==> flow/design.v <==
module dummydecoder(
    input [31:0] instr,       
    output reg [5:0] op,      
    output reg [4:0] rs1,     
    output reg [4:0] rs2,     
    output reg [4:0] rd,      
    input  [31:0] r_rv2,      
    output reg [31:0] rv2,    
    output reg we             
);
    always @* begin
        case({instr[14:12], instr[6:0]})
            10'b0000010011 : begin op = 0; rv2 = {{20{instr[31]}},instr[31:20]}; we = 1;end			 
            10'b0100010011 : begin op = 1; rv2 = {{20{instr[31]}},instr[31:20]}; we = 1;end			 
            10'b0110010011 : begin op = 2; rv2 = {{20{instr[31]}},instr[31:20]}; we = 1;end			 
            10'b1000010011 : begin op = 3; rv2 = {{20{instr[31]}},instr[31:20]}; we = 1;end			 
            10'b1100010011 : begin op = 4; rv2 = {{20{instr[31]}},instr[31:20]}; we = 1;end			 
            10'b1110010011 : begin op = 5; rv2 = {{20{instr[31]}},instr[31:20]}; we = 1;end			 
            10'b0010010011 : begin op = 6; rv2 = {{20{instr[31]}},instr[31:20]}; we = 1;end			 
            10'b1010010011 : begin op = instr[30] ? 8 : 7;  rv2 = instr[24:20]; we = 1;end	 
            10'b0000110011 : begin op = instr[30] ? 10 : 9; rv2 = r_rv2; we = 1;end	 
		    10'b0010110011 : begin op = 11; rv2 = r_rv2; we = 1;end			    
		    10'b0100110011 : begin op = 12; rv2 = r_rv2; we = 1;end			    
		    10'b0110110011 : begin op = 13; rv2 = r_rv2; we = 1;end			    
		    10'b1000110011 : begin op = 14; rv2 = r_rv2; we = 1;end			    
            10'b1010110011 : begin op = instr[30] ? 16 : 15; rv2 = r_rv2; we = 1;end	 
		    10'b1100110011 : begin op = 17; rv2 = r_rv2; we = 1;end			    
		    10'b1110110011 : begin op = 18; rv2 = r_rv2; we = 1;end			    
            10'b0000000011 : begin op = 19; rv2 = r_rv2; we = 1;end             
            10'b0010000011 : begin op = 20; rv2 = r_rv2; we = 1;end             
            10'b0100000011 : begin op = 21; rv2 = r_rv2; we = 1;end             
            10'b1000000011 : begin op = 22; rv2 = r_rv2; we = 1;end             
            10'b1010000011 : begin op = 23; rv2 = r_rv2; we = 1;end             
            10'b0000100011 : begin op = 24; rv2 = r_rv2; we = 0;end             
            10'b0010100011 : begin op = 25; rv2 = r_rv2; we = 0;end             
            10'b0100100011 : begin op = 26; rv2 = r_rv2; we = 0;end             
            10'b0001100011 : begin op = 31; rv2 = r_rv2; we = 0;end             
            10'b0011100011 : begin op = 32; rv2 = r_rv2; we = 0;end             
            10'b1001100011 : begin op = 33; rv2 = r_rv2; we = 0;end             
            10'b1011100011 : begin op = 34; rv2 = r_rv2; we = 0;end             
            10'b1101100011 : begin op = 35; rv2 = r_rv2; we = 0;end             
            10'b1111100011 : begin op = 36; rv2 = r_rv2; we = 0;end             
            10'b0001100111 : begin op = 30; rv2 = r_rv2; we = 1;end             
            default:begin
                 case (instr[6:0])
            7'b1101111 : begin op = 29; rv2 = r_rv2; we = 1;end             
            7'b0110111 : begin op = 27; rv2 = r_rv2; we = 1;end             
            7'b0010111 : begin op = 28; rv2 = r_rv2; we = 1;end             
                     default:begin op = 0; we = 0;rv2=r_rv2; end
        endcase
            end
	endcase
     rs1 = instr [19:15];
     rs2 = instr [24:20];
     rd  = instr [11:7];
    end
endmodule
module alu32(
    input [5:0] op,       
    input [31:0] rv1,     
    input [31:0] rv2,     
    output reg [31:0] rvout,   
    input [31:0] drdata,
    output reg [31:0] dwdata,
    output reg [3:0] dwe,
    input [31:0] daddr,
    input [31:0] iaddr,
    input [31:0] instr
);
    always @* begin
        case(op)
            0 : begin rvout = rv1 + rv2; dwe = 0; dwdata = 0; end   
            1 : begin rvout = $signed(rv1) < $signed(rv2); dwe = 0; dwdata = 0;end  
            2 : begin rvout = rv1 < rv2; dwe = 0; dwdata = 0;end  
            3 : begin rvout = rv1 ^ rv2; dwe = 0; dwdata = 0;end  
            4 : begin rvout = rv1 | rv2; dwe = 0; dwdata = 0;end  
            5 : begin rvout = rv1 & rv2; dwe = 0; dwdata = 0;end  
            6 : begin rvout = rv1 << rv2[4:0]; dwe = 0; dwdata = 0;end  
            7 : begin rvout = rv1 >> rv2[4:0]; dwe = 0; dwdata = 0;end  
            8 : begin rvout = $signed(rv1) >>> rv2[4:0]; dwe = 0; dwdata = 0;end  
            9 : begin rvout = rv1 + rv2; dwe = 0; dwdata = 0;end  
            10: begin rvout = rv1 - rv2; dwe = 0; dwdata = 0;end  
            11: begin rvout = rv1 << rv2[4:0]; dwe = 0; dwdata = 0;end  
            12: begin rvout = $signed(rv1) < $signed(rv2); dwe = 0; dwdata = 0;end  
            13: begin rvout = rv1 < rv2; dwe = 0; dwdata = 0;end  
            14: begin rvout = rv1 ^ rv2; dwe = 0; dwdata = 0;end  
            15: begin rvout = rv1 >> rv2[4:0]; dwe = 0; dwdata = 0;end  
            16: begin rvout = $signed(rv1) >>> rv2[4:0]; dwe = 0; dwdata = 0;end  
            17: begin rvout = rv1 | rv2; dwe = 0; dwdata = 0;end  
            18: begin rvout = rv1 & rv2; dwe = 0; dwdata = 0;end  
            19 : begin dwe = 0;dwdata = 0;            
            case (daddr[1:0])
                2'b00: rvout = {{24{drdata[7]}}, drdata[7:0]};    
                2'b01: rvout = {{24{drdata[15]}}, drdata[15:8]};  
                2'b10: rvout = {{24{drdata[23]}}, drdata[23:16]};
                2'b11: rvout = {{24{drdata[31]}}, drdata[31:24]};
                default : rvout = {{24{drdata[7]}}, drdata[7:0]};
            endcase
                end                                                      
            20 : begin  dwe = 0; dwdata = 0;
                case (daddr[1:0])
                    2'b00: rvout = {{16{drdata[15]}}, drdata[15:0]};
                    2'b10: rvout = {{16{drdata[31]}}, drdata[31:16]};
                    default : rvout = {{16{drdata[15]}}, drdata[15:0]};
                endcase
                end                                                      
            21 : begin rvout = drdata; dwe = 0; dwdata = 0; end                          
            22 : begin dwe = 0;dwdata = 0; 
                case (daddr[1:0])
                    2'b00: rvout = {{24{1'b0}}, drdata[7:0]};
                    2'b01: rvout = {{24{1'b0}}, drdata[15:8]};
                    2'b10: rvout = {{24{1'b0}}, drdata[23:16]};
                    2'b11: rvout = {{24{1'b0}}, drdata[31:24]};
                    default : rvout = {{24{1'b0}}, drdata[7:0]};
                endcase
                end                                                      
            23 : begin dwe = 0; dwdata = 0; 
                case (daddr[1:0])
                    2'b00: rvout = {{16{1'b0}}, drdata[15:0]};
                    2'b10: rvout = {{16{1'b0}}, drdata[31:16]};
                    default : rvout = {{16{1'b0}}, drdata[15:0]};
                endcase
                end                                                     
            24 : begin dwdata = {4{rv2[7:0]}}; rvout = 0;
                case(daddr[1:0])
                    2'b00: dwe = 4'b0001;         
                    2'b01: dwe = 4'b0010;         
                    2'b10: dwe = 4'b0100;         
                    2'b11: dwe = 4'b1000;         
                    default : dwe = 4'b0001; 
                endcase 
            end                                                             
            25 : begin dwdata = {2{rv2[15:0]}}; rvout = 0;
                case(daddr[1:0])
                    2'b00: dwe = 4'b0011;        
                    2'b10: dwe = 4'b1100;
                    default : dwe = 4'b0011;
                endcase
            end                                                              
            26 : begin dwdata = rv2; dwe = 4'b1111; rvout = 0; end                      
            27: begin rvout = {instr[31:12],{12{1'b0}}}; dwe = 0; dwdata = 0;end  
            28: begin rvout = iaddr + {instr[31:12],{12{1'b0}}}; dwe = 0; dwdata = 0;end  
            29: begin rvout = iaddr +4; dwe = 0; dwdata = 0;end  
            30: begin rvout = iaddr +4; dwe = 0; dwdata = 0;end  
            31: begin dwe = 0; dwdata = 0; rvout = 0; end       
            32: begin dwe = 0; rvout = 0; dwdata = 0; end  
            33: begin dwe = 0; rvout = 0; dwdata = 0; end  
            34: begin dwe = 0; rvout = 0; dwdata = 0; end  
            35: begin dwe = 0; rvout = 0; dwdata = 0; end  
            36: begin dwe = 0; rvout = 0; dwdata = 0; end  
            default : begin rvout =0; dwe = 0; dwdata = 0; end 
        endcase
    end
endmodule
module regfile(
    input [4:0] rs1,      
    input [4:0] rs2,      
    input [4:0] rd,       
    input we,             
    input [31:0] wdata,   
    output reg [31:0] rv1,    
    output reg [31:0] rv2,    
    input clk,             
    input [5:0] op,
    input [31:0] instr,
    output reg [31:0] daddr,
    input [31:0] iaddr
);
    reg [31:0] memory [0:31];
    always @* begin
        rv1 = (rs1 == 0) ? 32'd0 : memory[rs1];
        rv2 = (rs2 == 0) ? 32'd0 : memory[rs2];
        case(op)
            19,20,21,22,
            23: daddr = rv1 + {{20{instr[31]}},instr[31:20]};
            24,25,
            26: daddr = rv1 + {{ 20{instr[31]}},instr[31:25],instr[11:7]};
            default : daddr = 0;   
        endcase 
    end
    always @(posedge clk) begin   
        if(we == 1 & rd!= 0) begin
            memory[rd] <= wdata;
         end
    end
endmodule
module cpu (
    input clk, 
    input reset,
    output reg [31:0] iaddr,
    input [31:0] idata,
    output reg [31:0] daddr,
    input [31:0] drdata,
    output reg [31:0] dwdata,
    output reg [3:0] dwe
);
    wire [31:0] daddr1, dwdata1;  
    wire [3:0] dwe1;
    wire [5:0] op;
    wire [31:0] rv1, rv2, rvout, r_rv2, wdata;
    wire [4:0] rs1, rs2, rd;
    wire we;
    alu32 u1(
        .op(op),
        .rv1(rv1),            
        .rv2(rv2),
        .rvout(rvout),
        .drdata(drdata),      
        .dwdata(dwdata1),     
        .dwe(dwe1),
        .daddr(daddr1),
        .iaddr(iaddr),
        .instr(idata)
    );
    regfile u2(
        .rs1(rs1),
        .rs2(rs2),
        .rd(rd),
        .we(we),
        .wdata(rvout),
        .rv1(rv1),
        .rv2(r_rv2),
        .clk(clk),
        .op(op),
        .instr(idata),
        .daddr(daddr1)
    );
    dummydecoder u3(
        .instr(idata),
        .op(op),
        .rs1(rs1),
        .rs2(rs2),
        .rd(rd),
        .r_rv2(r_rv2),
        .rv2(rv2),
        .we(we)
    );
    always @* begin
        if (reset) begin
           daddr = 0;
           dwdata = 0;
           dwe = 0;
        end
        else begin
           daddr = daddr1;
           dwdata = dwdata1;
           dwe = dwe1;
        end
    end
    wire [31:0] imm_j = {{12{idata[31]}},idata[19:12],idata[20],idata[30:21],1'b0};
    wire [31:0] imm_b = {{20{idata[31]}},idata[7],idata[30:25],idata[11:8],1'b0};
    wire [31:0] jalr_t = rv1 + {{20{idata[31]}},idata[31:20]};
    reg  [31:0] pc_next;
    always @* begin  
        case(op)
            29 : pc_next = iaddr + imm_j;  
            30 : pc_next = {jalr_t[31:1], 1'b0};  
            31 : pc_next = (rv1 == rv2) ? iaddr + imm_b : iaddr + 4;  
            32 : pc_next = (rv1 != rv2) ? iaddr + imm_b : iaddr + 4;  
            33 : pc_next = ($signed(rv1) < $signed(rv2)) ? iaddr + imm_b : iaddr + 4;  
            34 : pc_next = ($signed(rv1) >= $signed(rv2)) ? iaddr + imm_b : iaddr + 4;  
            35 : pc_next = (rv1 < rv2) ? iaddr + imm_b : iaddr + 4;  
            36 : pc_next = (rv1 >= rv2) ? iaddr + imm_b : iaddr + 4;  
            default : pc_next = iaddr + 4;
        endcase
    end       
    always @(posedge clk) begin  
        if (reset) begin
            iaddr <= 0;
        end else begin
            iaddr <= pc_next;
        end
    end
endmodule
# From RTL to reports: cpu
# The steps from the RTL of cpu to its reports follow in flow order.
# Line numbers count from 1 in the design file above.
# Operators: Yosys type, input widths -> output width; for muxes data width and select width s.
# Library cell names are shortened.
# A cell with -- has no value.
# design
top_module,cpu
clk_port,clk
library,sky130hd
corner,tt_025C_1v80

# Word-level counts
# Source: Yosys, flattened and elaborated, memories not mapped. Widths are those after wreduce; folded enables and synchronous resets count as part of the registers. Registers that Yosys merges into a memory's read port (data or address) are not register bits. Print and check cells do not count.
# Yosys's memory passes give these memory sizes; they may raise the number of words (mostly to a power of two), join words into wider ones and drop unused or constant bits.
# classes
addsub,8
eq_ne,75
n_cmp,6
bitwise,4
muxes,33
n_shift,3
reduce_and_logical,21
# op_table
op,n
$pmux 32 s18,1
$mux 32,12
$pmux 32 s8,1
$pmux 32 s4,2
$add 32x32->32,6
$pmux 6 s31,1
$eq 10x10->1 const B,14
$lt 32x32->1,4
$pmux 32 s2,2
$eq 6x5->1 const B,16
$pmux 32 s3,1
$ge 32x32->1,2
$eq 10x9->1 const B,6
$eq 10x8->1 const B,5
$eq 6x4->1 const B,8
$add 32x3->32 const B,1
$sub 32x32->32,1
$eq 32x32->1,1
$ne 32x32->1,1
$and 32x32->32,1
$or 32x32->32,1
$xor 32x32->32,1
$shl 32x5->32,1
$shr 32x5->32,1
$sshr 32x5->32,1
$eq 6x6->1 const B,5
$eq 6x3->1 const B,4
$reduce_or 22->1,1
# Other operator kinds: 30; their cells: 49.
# bits
in_bits,66
ff_bits,32
n_memories,1
mem_bits_rw,1024
output_inout_bits,100
wordCells,152
# mem_list
memory,words,word_bits,rd,wr,line_no,source
u2.memory,32,32,2,1,169,reg [31:0] memory [0:31];

# Longest topological paths
# Longest topological path by Yosys (ltp), each cell counted once; first at word level (registers and memories cut), then after technology mapping (sequential cells cut; the memories' decode and read muxes count).
# depth
word_depth,10
ABC_AREA,0
ltp_mapped,28

# Mapped cells and area
# Source: synth_stat.txt of the flow (Yosys; design flattened, memories mapped). It holds for the ABC_AREA given above (unset counts as 0); a run with the other value may have another netlist.
# mapped
buf_cells,403
seqArea_um2,31370.1
ff_cells,1055
stdcells,5329
area_um2,67180.7
# types
cell,n,area_total_um2
edfxtp_1,1024,3.07E+04
mux4_2,511,1.15E+04
mux2i_1,257,2.57E+03
ha_1,188,2.35E+03
a21oi_1,386,1.93E+03
nor2_1,356,1.34E+03
nand2_1,308,1.16E+03
o21ai_0,230,1.15E+03
clkbuf_1,232,870.835
xnor2_1,85,744.464
mux2_2,62,698.17
a221oi_1,78,683.155
a21o_1,87,653.126
a211oi_1,83,623.098
dfxtp_1,31,620.595
buf_2,112,560.538
o22ai_1,82,512.992
nand3_1,101,505.485
# Other cell types: 83; their cells: 1116.
# The figures by module come from a second, unflattened synthesis with its own total; it is not the netlist above.
# hier_totals
hier_cells,5287
area_unflattened_um2,69251.4
# Rows give one instance, submodules left out.
# modules
module,instances,area_um2,n_cells
regfile,1,48746.8,2268
alu32,1,11638.7,1761
cpu,1,7688.6,1090
dummydecoder,1,1177.4,168

# Worst setup path after synthesis
# Source: OpenSTA report_checks on the synthesized netlist (no wires, ideal clock, input and output delay 20% of the period each), path of least setup slack; recovery checks are left aside. Register names are those of the netlist, which keeps one name where synthesis merged equal registers.
# synth_path
path_type,in2out
start,input idata[17]
end,output daddr[28]
clock_period_ns,11.0
path_stages,23
out_delay_ns,2.200
delay_ns,4.630
t_first_pin_ns,2.200
path_slack_ns,1.970
t_arrival_ns,6.830
synth_period_reached_ns,9.03
# "delay_ns" = arrival - input delay + setup time.
# At an output port there is no setup time.
# "path_stages": output pins that drive a net of the path, with the launching flip-flop's if there is one; two outputs of one cell count as two.
# "synth_period_reached_ns" = period - worst setup slack (recovery checks aside). The figure is calculated, with input and output delays left at 20% of the set period.
# The rows between start and end are the longest chain of elaborated cells between them; the timing report does not say that the signal goes this way. Where chains are equally long, one stands for them.
# Each line given opens the expression or statement behind the cell; cells for indexed reads and writes are added by Yosys, which also makes memories of some case tables.
# A memory read counts as a cell of the chain, while the word-level depth stops at memories.
# synth_between
cell_sequence,buf_4 > buf_2 > buf_2 > buf_2 > buf_2 > buf_2 > a211oi_1 > nor4_1 > ha_1 > inv_1 > fa_1 > nor2b_1 > o21ai_0 > a21boi_0 > o21ai_0 > nand2b_1 > buf_1 > a21o_1 > a21oi_1 > o21ai_0 > a31oi_1 > o22ai_1 > mux2_2
elab_chain_len,5
cone_cells,7
cone_classes,add/sub: 2; mux: 3; reduce/logical: 1; memory: 1
# synth_rtl
element,line_no,source
"start, declared",191,"input [31:0] idata,"
$mem_v2 32x32,169,reg [31:0] memory [0:31];
$mux 32,171,rv1 = (rs1 == 0) ? 32'd0 : memory[rs1];
$add 32x32->32,177,"26: daddr = rv1 + {{ 20{instr[31]}},instr[31:25],instr[11:7]};"
$pmux 32 s2,173,case(op)
$mux 32,239,if (reset) begin
"end, declared",192,"output reg [31:0] daddr,"

# Worst path after layout
# From the final timing report of run 1: the path of least setup slack in the routed layout; clock arrival at registers is part of the times.
# layout_path
path_type,in2out
start,input idata[15]
end,output daddr[24]
t_first_pin_ns,2.20
path_stages,19
path_slack_ns,0.30
clock_period_ns,11.0
t_arrival_ns,8.50
out_delay_ns,2.20
# The rows between start and end are the longest chain of elaborated cells between them; the timing report does not say that the signal goes this way. Where chains are equally long, one stands for them.
# A memory read counts as a cell of the chain, while the word-level depth stops at memories.
# layout_between
cell_sequence,buf_8 > buf_12 > mux4_2 > mux2_2 > a221oi_1 > a211oi_2 > buf_4 > ha_1 > a21oi_1 > o21bai_1 > a21oi_1 > o21ai_0 > inv_1 > o21ai_0 > a21oi_1 > o21ai_0 > a22oi_1 > o21ai_0 > clkdlybuf4s50_1
elab_chain_len,5
cone_cells,7
cone_classes,add/sub: 2; mux: 3; reduce/logical: 1; memory: 1
# layout_rtl
element,line_no,source
"start, declared",191,"input [31:0] idata,"
$mem_v2 32x32,169,reg [31:0] memory [0:31];
$mux 32,171,rv1 = (rs1 == 0) ? 32'd0 : memory[rs1];
$add 32x32->32,177,"26: daddr = rv1 + {{ 20{instr[31]}},instr[31:25],instr[11:7]};"
$pmux 32 s2,173,case(op)
$mux 32,239,if (reset) begin
"end, declared",192,"output reg [31:0] daddr,"

Hand-over note for cpu

Design cpu on sky130hd. What follows are 4 stored runs of the flow, each under its own settings; their order means nothing. The constraints put input and output delay at 20% of the set period each and load the outputs with 0.01 pF.
By "clock_period_reached_ns" is meant the clock period of the run minus its worst setup slack. This is arithmetic on one report: input and output delays are still those of the set period (20% each).
"timing.worst_path_ns" means the part of the period allowed to the worst setup path (the constraints hold back 20% at inputs and 20% at outputs) less its slack; where the path has registers, the arrival times of their clocks count too.
By "final_power_uw" is meant OpenSTA's value without simulated activity: inputs other than the clock are taken to toggle once in ten clock periods, and the tool carries that through the logic.

Run 1, flow files:
==> flow/run.sh <==
#!/bin/bash
# the make line also repeats the synthesis and layout settings of config.mk as NAME=value (left out here)
make -C /OpenROAD-flow-scripts/flow DESIGN_CONFIG=/design/flow/config.mk WORK_HOME=/design/flow/orfs CLKGATE_MAP_FILE= finish
==> flow/config.mk <==
export PLATFORM = sky130hd
export DESIGN_NAME = cpu
export DESIGN_NICKNAME = cpu
export VERILOG_FILES = /design/flow/design.v
export SDC_FILE = /design/flow/constraint.sdc
export NUM_CORES = 4
export LEC_CHECK = 0
export CAP_MARGIN = 20
export CELL_PAD_IN_SITES_GLOBAL_PLACEMENT = 2
export CORE_MARGIN = 6
export CORE_UTILIZATION = 50
export HOLD_SLACK_MARGIN = 0.29
export SLEW_MARGIN = 15
export TNS_END_PERCENT = 80
==> flow/constraint.sdc <==
create_clock -name core_clock -period 11.0 [get_ports {clk}]
set_input_delay 2.2000 -clock core_clock [delete_from_list [all_inputs] [get_ports {clk}]]
set_output_delay 2.2000 -clock core_clock [all_outputs]
set_load 0.01 [all_outputs]

==> results of run 1, as CSV <==
result,value
final_power_uw,12177
tns_setup_ns,0.000
final_setup_ws_ns,0.299
holdWs_ns,0.886
clock_period_reached_ns,10.701
die_um2,143304.0
timing.worst_path_ns,6.30
critical_path_kind,"in2out"
synth_chip_area_um2,67180.7
layout_stdcell_area_um2,75421.1
layout_utilization_frac,0.57

Run 2, flow files:
==> flow/run.sh <==
#!/bin/bash
# the make line also repeats the synthesis and layout settings of config.mk as NAME=value (left out here)
make -C /OpenROAD-flow-scripts/flow DESIGN_CONFIG=/design/flow/config.mk WORK_HOME=/design/flow/orfs CLKGATE_MAP_FILE= finish
==> flow/config.mk <==
export PLATFORM = sky130hd
export DESIGN_NAME = cpu
export DESIGN_NICKNAME = cpu
export VERILOG_FILES = /design/flow/design.v
export SDC_FILE = /design/flow/constraint.sdc
export NUM_CORES = 4
export LEC_CHECK = 0
export CAP_MARGIN = 20
export CELL_PAD_IN_SITES_GLOBAL_PLACEMENT = 2
export CORE_MARGIN = 6
export CORE_UTILIZATION = 40
export SLEW_MARGIN = 15
export TNS_END_PERCENT = 80
==> flow/constraint.sdc <==
create_clock -name core_clock -period 11.0 [get_ports {clk}]
set_input_delay 2.2000 -clock core_clock [delete_from_list [all_inputs] [get_ports {clk}]]
set_output_delay 2.2000 -clock core_clock [all_outputs]
set_load 0.01 [all_outputs]

==> results of run 2, as CSV <==
result,value
final_power_uw,12495
tns_setup_ns,0.000
final_setup_ws_ns,0.697
holdWs_ns,0.709
clock_period_reached_ns,10.303
die_um2,177932.0
timing.worst_path_ns,5.90
critical_path_kind,"in2out"
synth_chip_area_um2,67180.7
layout_stdcell_area_um2,76494.6
layout_utilization_frac,0.462

Run 3, flow files:
==> flow/run.sh <==
#!/bin/bash
# the make line also repeats the synthesis and layout settings of config.mk as NAME=value (left out here)
make -C /OpenROAD-flow-scripts/flow DESIGN_CONFIG=/design/flow/config.mk WORK_HOME=/design/flow/orfs CLKGATE_MAP_FILE= finish
==> flow/config.mk <==
export PLATFORM = sky130hd
export DESIGN_NAME = cpu
export DESIGN_NICKNAME = cpu
export VERILOG_FILES = /design/flow/design.v
export SDC_FILE = /design/flow/constraint.sdc
export NUM_CORES = 4
export LEC_CHECK = 0
export CAP_MARGIN = 20
export CORE_MARGIN = 2
export CORE_UTILIZATION = 44
export PLACE_DENSITY = 0.6
export SLEW_MARGIN = 20
==> flow/constraint.sdc <==
create_clock -name core_clock -period 10.6 [get_ports {clk}]
set_input_delay 2.1200 -clock core_clock [delete_from_list [all_inputs] [get_ports {clk}]]
set_output_delay 2.1200 -clock core_clock [all_outputs]
set_load 0.01 [all_outputs]

==> results of run 3, as CSV <==
result,value
final_power_uw,12852
tns_setup_ns,0.000
final_setup_ws_ns,0.440
holdWs_ns,0.742
clock_period_reached_ns,10.160
die_um2,155824.0
timing.worst_path_ns,5.92
critical_path_kind,"in2out"
synth_chip_area_um2,67180.7
layout_stdcell_area_um2,76937.5
layout_utilization_frac,0.507

Run 4, flow files:
==> flow/run.sh <==
#!/bin/bash
# the make line also repeats the synthesis and layout settings of config.mk as NAME=value (left out here)
make -C /OpenROAD-flow-scripts/flow DESIGN_CONFIG=/design/flow/config.mk WORK_HOME=/design/flow/orfs CLKGATE_MAP_FILE= finish
==> flow/config.mk <==
export PLATFORM = sky130hd
export DESIGN_NAME = cpu
export DESIGN_NICKNAME = cpu
export VERILOG_FILES = /design/flow/design.v
export SDC_FILE = /design/flow/constraint.sdc
export NUM_CORES = 4
export LEC_CHECK = 0
export CAP_MARGIN = 25
export CORE_MARGIN = 2
export CORE_UTILIZATION = 68
export CTS_CLUSTER_DIAMETER = 250
export MIN_ROUTING_LAYER = met1
export PLACE_DENSITY_LB_ADDON = 0.17
export SLEW_MARGIN = 5
==> flow/constraint.sdc <==
create_clock -name core_clock -period 12.2 [get_ports {clk}]
set_input_delay 2.4400 -clock core_clock [delete_from_list [all_inputs] [get_ports {clk}]]
set_output_delay 2.4400 -clock core_clock [all_outputs]
set_load 0.01 [all_outputs]

Run 4: stopped before the end: routing reported GRT-0232

End of note.
